==> flow/design.v <==
`timescale 1ns / 1ps
module SelectionOfAvatar(
	input [1:0] mode,
	input [5:0] userID,
	input [1:0] candidate,  
	input CLK,
	input rst,  
	output reg [1:0] ballotBoxId,
	output reg [5:0] numberOfRegisteredVoters,
	output reg [5:0] numberOfVotesWinner,  
	output reg [1:0] WinnerId,
	output reg AlreadyRegistered,
	output reg AlreadyVoted,
	output reg NotRegistered,
	output reg VotingHasNotStarted,
	output reg RegistrationHasEnded
	);
    reg [5:0] registered [0:63];
    reg [5:0] voted [0:63];
    integer i, clock, registeredNum, votedNum;
    integer airV, fireV, waterV, earthV;
	always @(posedge CLK)
	begin
	if (rst) begin
        clock = 0;
		registeredNum = 0;
		votedNum = 0;
		airV = 0;
		fireV = 0;
		waterV = 0;
		earthV = 0;
		for(i=0; i<64; i = i+1) begin
            registered[i]=6'b000000;
            voted[i]=6'b000000;
        end
        ballotBoxId =0;
        numberOfRegisteredVoters=0;
        numberOfVotesWinner=0;
        WinnerId=0;
        AlreadyRegistered=0;
        AlreadyVoted=0;
        NotRegistered=0;
        VotingHasNotStarted=0;
        RegistrationHasEnded=0;
	end
	else begin
		clock=clock+1;
        ballotBoxId =0;
        numberOfRegisteredVoters=0;
        numberOfVotesWinner=0;
        WinnerId=0;
        AlreadyRegistered=0;
        AlreadyVoted=0;
        NotRegistered=0;
        VotingHasNotStarted=0;
        RegistrationHasEnded=0;
        if(clock<=100) begin
            ballotBoxId=userID[5:4];
            if(mode==1) begin
                VotingHasNotStarted=1;
            end
            if(mode==0) begin
                if(registered[userID]==0) begin
                    registered[userID]=1;
                    ballotBoxId=userID[5:4];
                    registeredNum=registeredNum+1;
                end
                else begin 
                    AlreadyRegistered=1;
                    ballotBoxId=userID[5:4];
                end
            end
            numberOfRegisteredVoters=registeredNum;
        end
        else if(clock<=200) begin
            ballotBoxId=userID[5:4];
            numberOfRegisteredVoters=registeredNum;
            if(mode==0) begin
                RegistrationHasEnded=1;
            end
            if(mode==1) begin
                if(registered[userID]==1) begin
                    if(voted[userID]==0)begin
                        voted[userID]=1;
                        if(candidate==0)begin
                            airV=airV+1;
                        end
                        if(candidate==1)begin
                            fireV=fireV+1;
                        end
                        if(candidate==2)begin
                            waterV=waterV+1;
                        end
                        if(candidate==3)begin
                            earthV=earthV+1;
                        end
                    end 
                    else begin
                        AlreadyVoted=1;
                    end   
                end
                else begin
                    NotRegistered=1;
                end
            end    
        end
        else if(clock>200) begin
            numberOfRegisteredVoters=registeredNum;
            numberOfVotesWinner=airV;
            WinnerId=2'b0;
            if (fireV > numberOfVotesWinner) begin
				numberOfVotesWinner = fireV;
				WinnerId = 2'b01;
			end
			if (waterV > numberOfVotesWinner) begin
				numberOfVotesWinner = waterV;
				WinnerId = 2'b10;
			end
			if (earthV> numberOfVotesWinner) begin
				numberOfVotesWinner = earthV;
				WinnerId = 2'b11;
			end
        end
	end
	end
endmodule
# From RTL to reports: SelectionOfAvatar
# Each step is given for the RTL above and for the edited RTL.
# Lines under "orig" count in the file above, lines under "edited" in the edited file.
# "change": "edited" minus "orig" as printed here. "rel_change_pct": 100 x difference / "orig".
# Operators carry their Yosys type and port widths (W data, S select, Z words).
# Cell names lack the library's common part.
# A cell with -- has no value.
[design]
top_module = "SelectionOfAvatar"
clk_port = "CLK"
cell_library = "sky130hd"
corner = "tt_025C_1v80"

# Edit of the RTL
# The edit as a unified diff against the file above.
# This change comes from a script, not from a designer; no optimisation was intended.
# begin of diff
@@ -16,5 +16,5 @@
 	output reg RegistrationHasEnded
 	);
-    reg [5:0] registered [0:63];
+    reg [11:0] registered [0:63];
     reg [5:0] voted [0:63];
     integer i, clock, registeredNum, votedNum;
# end of diff

# Elaborated design
# Source: Yosys, flattened and elaborated. Widths are those after wreduce. Registers that Yosys merges into a memory's read port (data or address) are not register bits. Print and check cells do not count. Equal cells are merged and count once.
[op_classes]
columns = ["item", "orig", "edited", "change", "rel_change_pct"]
rows = [
  ["add_sub_neg", 6, 6, 0, 0.00],
  ["n_cmp", 6, 6, 0, 0.00],
  ["equal", 68, 68, 0, 0.00],
  ["n_mux", 104, 168, 64, 61.54],
  ["logic", 70, 70, 0, 0.00],
  ["reduce_logical", 208, 208, 0, 0.00],
]
[ops]
columns = ["operator", "orig", "edited", "change", "rel_change_pct"]
rows = [
  ["$mux W12", 0, 71, 71, "--"],
  ["$mux W6", 92, 85, -7, -7.61],
  ["$logic_not A6 Y1", 3, 2, -1, -33.33],
  ["$eq A6 B1 Y1 const B", 2, 1, -1, -50.00],
  ["$pmux W6 S64", 2, 1, -1, -50.00],
  ["$eq A12 B1 Y1 const B", 0, 1, 1, "--"],
  ["$logic_not A12 Y1", 0, 1, 1, "--"],
  ["$pmux W12 S64", 0, 1, 1, "--"],
]
# Operator kinds equal on both sides are left out: 24.
[bits]
columns = ["item", "orig", "edited", "change", "rel_change_pct"]
rows = [
  ["ff_bits", 981, 1365, 384, 39.14],
]

# Logic depth
# Yosys ltp: most cells in a row. Word level: on the elaborated netlist, between registers, memories and ports. Mapped: between sequential cells and ports; inverters and the memories' decode and read muxes count.
[logic_depth]
columns = ["item", "orig", "edited", "change", "rel_change_pct"]
rows = [
  ["word_depth", 14, 14, 0, 0.00],
  ["ABC_AREA", "0", "0", "--", "--"],
  ["depth_mapped", 28, 25, -3, -10.71],
]

# Synthesis result
# Yosys stat after the flow's synthesis: flattened, memories mapped to cells. It holds for the ABC_AREA given above (unset counts as 0); a run with the other value may have another netlist.
[synth_totals]
columns = ["item", "orig", "edited", "change", "rel_change_pct"]
rows = [
  ["mapped_cells", 1768, 1986, 218, 12.33],
  ["yosys_area_um2", 14976.9, 16405.7, 1428.8, 9.54],
  ["ff_cells", 289, 289, 0, 0.00],
]
[types]
columns = ["cell", "orig", "edited", "change", "rel_change_pct"]
rows = [
  ["inv_1", 59, 155, 96, 162.71],
  ["mux2_2", 30, 117, 87, 290.00],
  ["nor2b_1", 34, 106, 72, 211.76],
  ["nand2_1", 201, 130, -71, -35.32],
  ["o2bb2ai_1", 63, 1, -62, -98.41],
  ["o41ai_1", 60, 0, -60, -100.00],
  ["nor4_1", 47, 107, 60, 127.66],
  ["o32ai_1", 10, 64, 54, 540.00],
  ["nor2_1", 129, 182, 53, 41.09],
  ["or4_1", 46, 14, -32, -69.57],
  ["or2_2", 37, 5, -32, -86.49],
  ["o22ai_2", 0, 30, 30, "--"],
  ["o211ai_1", 35, 6, -29, -82.86],
  ["o31ai_1", 34, 8, -26, -76.47],
  ["o22ai_1", 6, 32, 26, 433.33],
  ["o21ai_0", 19, 40, 21, 110.53],
  ["nand4_1", 44, 64, 20, 45.45],
  ["o311ai_0", 22, 2, -20, -90.91],
]
# Cell types equal on both sides are left out: 9.
# Not every row of either side is listed.

# Path before layout
# Path of least setup slack by OpenSTA after synthesis, without wires, with an ideal clock, recovery checks aside; 20% of the period is set as input and as output delay. Where synthesis merged equal registers, the netlist keeps one of their names.
[synth_path]
columns = ["item", "orig", "edited", "change", "rel_change_pct"]
rows = [
  ["path_kind", "register to register", "register to register", "--", "--"],
  ["start", "register airV[1]", "register airV[1]", "--", "--"],
  ["end", "register numberOfVotesWinner[1]", "register numberOfVotesWinner[1]", "--", "--"],
  ["tclk_ps", 6000, 6000, 0, 0.00],
  ["t_first_pin_ps", 0, 0, 0, "--"],
  ["arrival_ps", 5027, 4719, -308, -6.13],
  ["setup_slack_ps", 902, 1211, 309, "--"],
  ["delay_ps", 5099, 4789, -310, -6.08],
  ["path_stages", 29, 26, -3, -10.34],
  ["period_less_setup_slack_ps", 5098, 4789, -309, -6.06],
]
# "delay_ps" = arrival - input delay + setup time.
# "path_stages" counts driving pins, that of a launching flip-flop among them; a cell with two outputs on the path counts twice.
# "period_less_setup_slack_ps" = period - worst setup slack (recovery checks aside). The figure is calculated, with input and output delays left at 20% of the set period.
# The rows between start and end are the longest chain of elaborated cells between them; the timing report does not say that the signal goes this way. Where chains are equally long, one stands for them.
# A line is the first line of the expression or statement that the cell stems from. Yosys adds cells for indexed reads and writes and turns some case tables into memories.
# A register here has more assigning lines than the two given.
[synth_via_orig]
path_cell_list = "dfxtp_1 -> inv_1 -> ha_1 -> nor2b_1 -> o21ai_0 -> a21oi_1 -> a211oi_1 -> o21ai_1 -> mux2_2 -> inv_1 -> ha_1 -> nor2b_1 -> o21a_1 -> o21ai_0 -> nand2b_1 -> a211oi_1 -> o21ai_1 -> mux2i_1 -> ha_1 -> nor2b_1 -> o21a_1 -> o21a_1 -> o21ai_0 -> nand2b_1 -> a21oi_1 -> o21ai_0 -> clkbuf_1 -> or2_2 -> a21oi_1"
elab_chain_len = 14
[synth_rtl_orig]
columns = ["item", "line_no", "text"]
rows = [
  ["start: declaration", 21, "integer airV, fireV, waterV, earthV;"],
  ["start: assignment", 28, "airV = 0;"],
  ["start: assignment", 86, "airV=airV+1;"],
  ["$gt A32 B6 Y1", 111, "if (fireV > numberOfVotesWinner) begin"],
  ["$mux W6", 111, ""],
  ["$mux W6", 107, "else if(clock>200) begin"],
  ["$mux W6", 75, "else if(clock<=200) begin"],
  ["$mux W6", 57, "if(clock<=100) begin"],
  ["$mux W6", 24, "if (rst) begin"],
  ["$gt A32 B6 Y1", 115, "if (waterV > numberOfVotesWinner) begin"],
  ["$mux W6", 115, ""],
  ["$mux W6", 107, ""],
  ["$mux W6", 75, ""],
  ["$mux W6", 57, ""],
  ["$mux W6", 24, ""],
  ["$gt A32 B6 Y1", 119, "if (earthV> numberOfVotesWinner) begin"],
  ["$mux W6", 119, ""],
  ["end: assignment", 116, "numberOfVotesWinner = waterV;"],
  ["end: assignment", 120, "numberOfVotesWinner = earthV;"],
  ["end: declaration", 10, "output reg [5:0] numberOfVotesWinner,"],
]
[synth_via_edited]
path_cell_list = "dfxtp_1 -> inv_1 -> ha_1 -> nor2b_1 -> o21ai_0 -> a21oi_1 -> a211oi_1 -> o21ai_1 -> mux2i_1 -> ha_1 -> nor2b_1 -> o21a_1 -> o21a_1 -> o21ai_0 -> a21oi_1 -> nor2_1 -> a21o_1 -> ha_1 -> nor2b_1 -> o21a_1 -> o21a_1 -> o21a_1 -> o21a_1 -> o32a_1 -> a2111o_1 -> a21oi_1"
elab_chain_len = 14
[synth_rtl_edited]
columns = ["item", "line_no", "text"]
rows = [
  ["start: declaration", 21, "integer airV, fireV, waterV, earthV;"],
  ["start: assignment", 28, "airV = 0;"],
  ["start: assignment", 86, "airV=airV+1;"],
  ["$gt A32 B6 Y1", 111, "if (fireV > numberOfVotesWinner) begin"],
  ["$mux W6", 111, ""],
  ["$mux W6", 107, "else if(clock>200) begin"],
  ["$mux W6", 75, "else if(clock<=200) begin"],
  ["$mux W6", 57, "if(clock<=100) begin"],
  ["$mux W6", 24, "if (rst) begin"],
  ["$gt A32 B6 Y1", 115, "if (waterV > numberOfVotesWinner) begin"],
  ["$mux W6", 115, ""],
  ["$mux W6", 107, ""],
  ["$mux W6", 75, ""],
  ["$mux W6", 57, ""],
  ["$mux W6", 24, ""],
  ["$gt A32 B6 Y1", 119, "if (earthV> numberOfVotesWinner) begin"],
  ["$mux W6", 119, ""],
  ["end: assignment", 116, "numberOfVotesWinner = waterV;"],
  ["end: assignment", 120, "numberOfVotesWinner = earthV;"],
  ["end: declaration", 10, "output reg [5:0] numberOfVotesWinner,"],
]

# Worst path after layout
# Path of least setup slack in the final report of the runs of set A (OpenROAD, finished layout, wires in). Where an end is a register, its clock arrival counts in the times.
# The path's times are printed in steps of 10 ps; the period is the one set.
[layout_path]
columns = ["item", "orig", "edited", "change", "rel_change_pct"]
rows = [
  ["path_kind", "register to register", "register to register", "--", "--"],
  ["start", "register airV[1]", "register airV[1]", "--", "--"],
  ["end", "register numberOfVotesWinner[1]", "register numberOfVotesWinner[5]", "--", "--"],
  ["tclk_ps", 6000, 6000, 0, 0.00],
  ["t_first_pin_ps", 520, 550, 30, 5.77],
  ["arrival_ps", 6010, 5940, -70, -1.16],
  ["setup_slack_ps", 430, 530, 100, "--"],
  ["path_stages", 28, 26, -2, -7.14],
]
# The rows between start and end are the longest chain of elaborated cells between them; the timing report does not say that the signal goes this way. Where chains are equally long, one stands for them.
# A register here has more assigning lines than the two given.
[layout_via_orig]
path_cell_list = "dfxtp_1 -> inv_1 -> ha_1 -> nor2b_1 -> o21ai_0 -> a21oi_1 -> a211oi_1 -> o21ai_2 -> mux2_2 -> inv_1 -> ha_1 -> nor2b_1 -> o21a_1 -> o21ai_0 -> nand2b_1 -> a211oi_1 -> o21ai_2 -> mux2i_1 -> ha_1 -> nor2b_1 -> o21a_1 -> o21a_1 -> o21ai_0 -> nand2b_1 -> a21oi_1 -> o21ai_1 -> or2_2 -> a21oi_1"
elab_chain_len = 14
[layout_rtl_orig]
columns = ["item", "line_no", "text"]
rows = [
  ["start: declaration", 21, "integer airV, fireV, waterV, earthV;"],
  ["start: assignment", 28, "airV = 0;"],
  ["start: assignment", 86, "airV=airV+1;"],
  ["$gt A32 B6 Y1", 111, "if (fireV > numberOfVotesWinner) begin"],
  ["$mux W6", 111, ""],
  ["$mux W6", 107, "else if(clock>200) begin"],
  ["$mux W6", 75, "else if(clock<=200) begin"],
  ["$mux W6", 57, "if(clock<=100) begin"],
  ["$mux W6", 24, "if (rst) begin"],
  ["$gt A32 B6 Y1", 115, "if (waterV > numberOfVotesWinner) begin"],
  ["$mux W6", 115, ""],
  ["$mux W6", 107, ""],
  ["$mux W6", 75, ""],
  ["$mux W6", 57, ""],
  ["$mux W6", 24, ""],
  ["$gt A32 B6 Y1", 119, "if (earthV> numberOfVotesWinner) begin"],
  ["$mux W6", 119, ""],
  ["end: assignment", 116, "numberOfVotesWinner = waterV;"],
  ["end: assignment", 120, "numberOfVotesWinner = earthV;"],
  ["end: declaration", 10, "output reg [5:0] numberOfVotesWinner,"],
]
[layout_via_edited]
path_cell_list = "dfxtp_1 -> inv_1 -> ha_1 -> nor2b_1 -> o21ai_0 -> a21oi_1 -> a211oi_1 -> o21ai_2 -> mux2i_1 -> ha_1 -> nor2b_1 -> o21a_1 -> o21a_1 -> o21ai_0 -> a21oi_1 -> nor2_1 -> a21o_1 -> ha_1 -> nor2b_1 -> o21a_1 -> o21a_1 -> o21a_1 -> o21a_1 -> o32ai_1 -> o2111ai_1 -> a21oi_1"
elab_chain_len = 14
[layout_rtl_edited]
columns = ["item", "line_no", "text"]
rows = [
  ["start: declaration", 21, "integer airV, fireV, waterV, earthV;"],
  ["start: assignment", 28, "airV = 0;"],
  ["start: assignment", 86, "airV=airV+1;"],
  ["$gt A32 B6 Y1", 111, "if (fireV > numberOfVotesWinner) begin"],
  ["$mux W6", 111, ""],
  ["$mux W6", 107, "else if(clock>200) begin"],
  ["$mux W6", 75, "else if(clock<=200) begin"],
  ["$mux W6", 57, "if(clock<=100) begin"],
  ["$mux W6", 24, "if (rst) begin"],
  ["$gt A32 B6 Y1", 115, "if (waterV > numberOfVotesWinner) begin"],
  ["$mux W6", 115, ""],
  ["$mux W6", 107, ""],
  ["$mux W6", 75, ""],
  ["$mux W6", 57, ""],
  ["$mux W6", 24, ""],
  ["$gt A32 B6 Y1", 119, "if (earthV> numberOfVotesWinner) begin"],
  ["$mux W6", 119, ""],
  ["end: assignment", 116, "numberOfVotesWinner = waterV;"],
  ["end: assignment", 120, "numberOfVotesWinner = earthV;"],
  ["end: declaration", 10, "output reg [5:0] numberOfVotesWinner,"],
]

# Layout results
# Both versions went through the flow (Yosys, OpenROAD) with the same settings in each pair. Constraints: input delay and output delay 20% of the set period each, output load 0.01 pF.
[flow_settings_set_A]
CORE_UTILIZATION = 40
period_ns = 6.0
CAP_MARGIN = 20
CORE_MARGIN = 2
SLEW_MARGIN = 20
[measured_set_A]
columns = ["item", "orig", "edited", "change", "rel_change_pct"]
rows = [
  ["yosys_chip_area_um2", 14976.9, 16405.7, 1428.8, 9.54],
  ["design.die.area_um2", 39006.2, 42650.5, 3644.3, 9.34],
  ["cell_area_final_um2", 16786.1, 18342.6, 1556.5, 9.27],
  ["fin_util_pct", 45.6, 45.1, -0.5, "--"],
  ["worst_setup_slack_ps", 426, 527, 101, "--"],
  ["tns_setup_ps", 0, 0, 0, "--"],
  ["hold_ws_ps", 449, 453, 4, "--"],
  ["power_total_w", 0.004343, 0.004371, 0.000028, 0.64],
  ["period_reached_ps", 5574, 5473, -101, -1.81],
]
[flow_settings_set_B]
CELL_PAD_IN_SITES_DETAIL_PLACEMENT = 1
CELL_PAD_IN_SITES_GLOBAL_PLACEMENT = 1
CORE_MARGIN = 9
CORE_UTILIZATION = 36
GPL_ROUTABILITY_DRIVEN = 1
MIN_ROUTING_LAYER = "met2"
period_ns = 8.72
CAP_MARGIN = 20
SLEW_MARGIN = 20
[measured_set_B]
columns = ["item", "orig", "edited", "change", "rel_change_pct"]
rows = [
  ["yosys_chip_area_um2", 14976.9, 16405.7, 1428.8, 9.54],
  ["design.die.area_um2", 49268.5, 53580.7, 4312.2, 8.75],
  ["cell_area_final_um2", 16718.5, 18378.9, 1660.4, 9.93],
  ["fin_util_pct", 40.9, 41.2, 0.3, "--"],
  ["worst_setup_slack_ps", 1920, 2362, 442, "--"],
  ["tns_setup_ps", 0, 0, 0, "--"],
  ["hold_ws_ps", 449, 454, 5, "--"],
  ["power_total_w", 0.00305, 0.003138, 0.000088, 2.89],
  ["period_reached_ps", 6800, 6358, -442, -6.50],
]
# By "period_reached_ps" is meant the clock period of the run minus its worst setup slack. This is arithmetic on one report: input and output delays are still those of the set period (20% each).
# "power_total_w" rests on the timing tool's default activity at the inputs, not on a simulated workload.
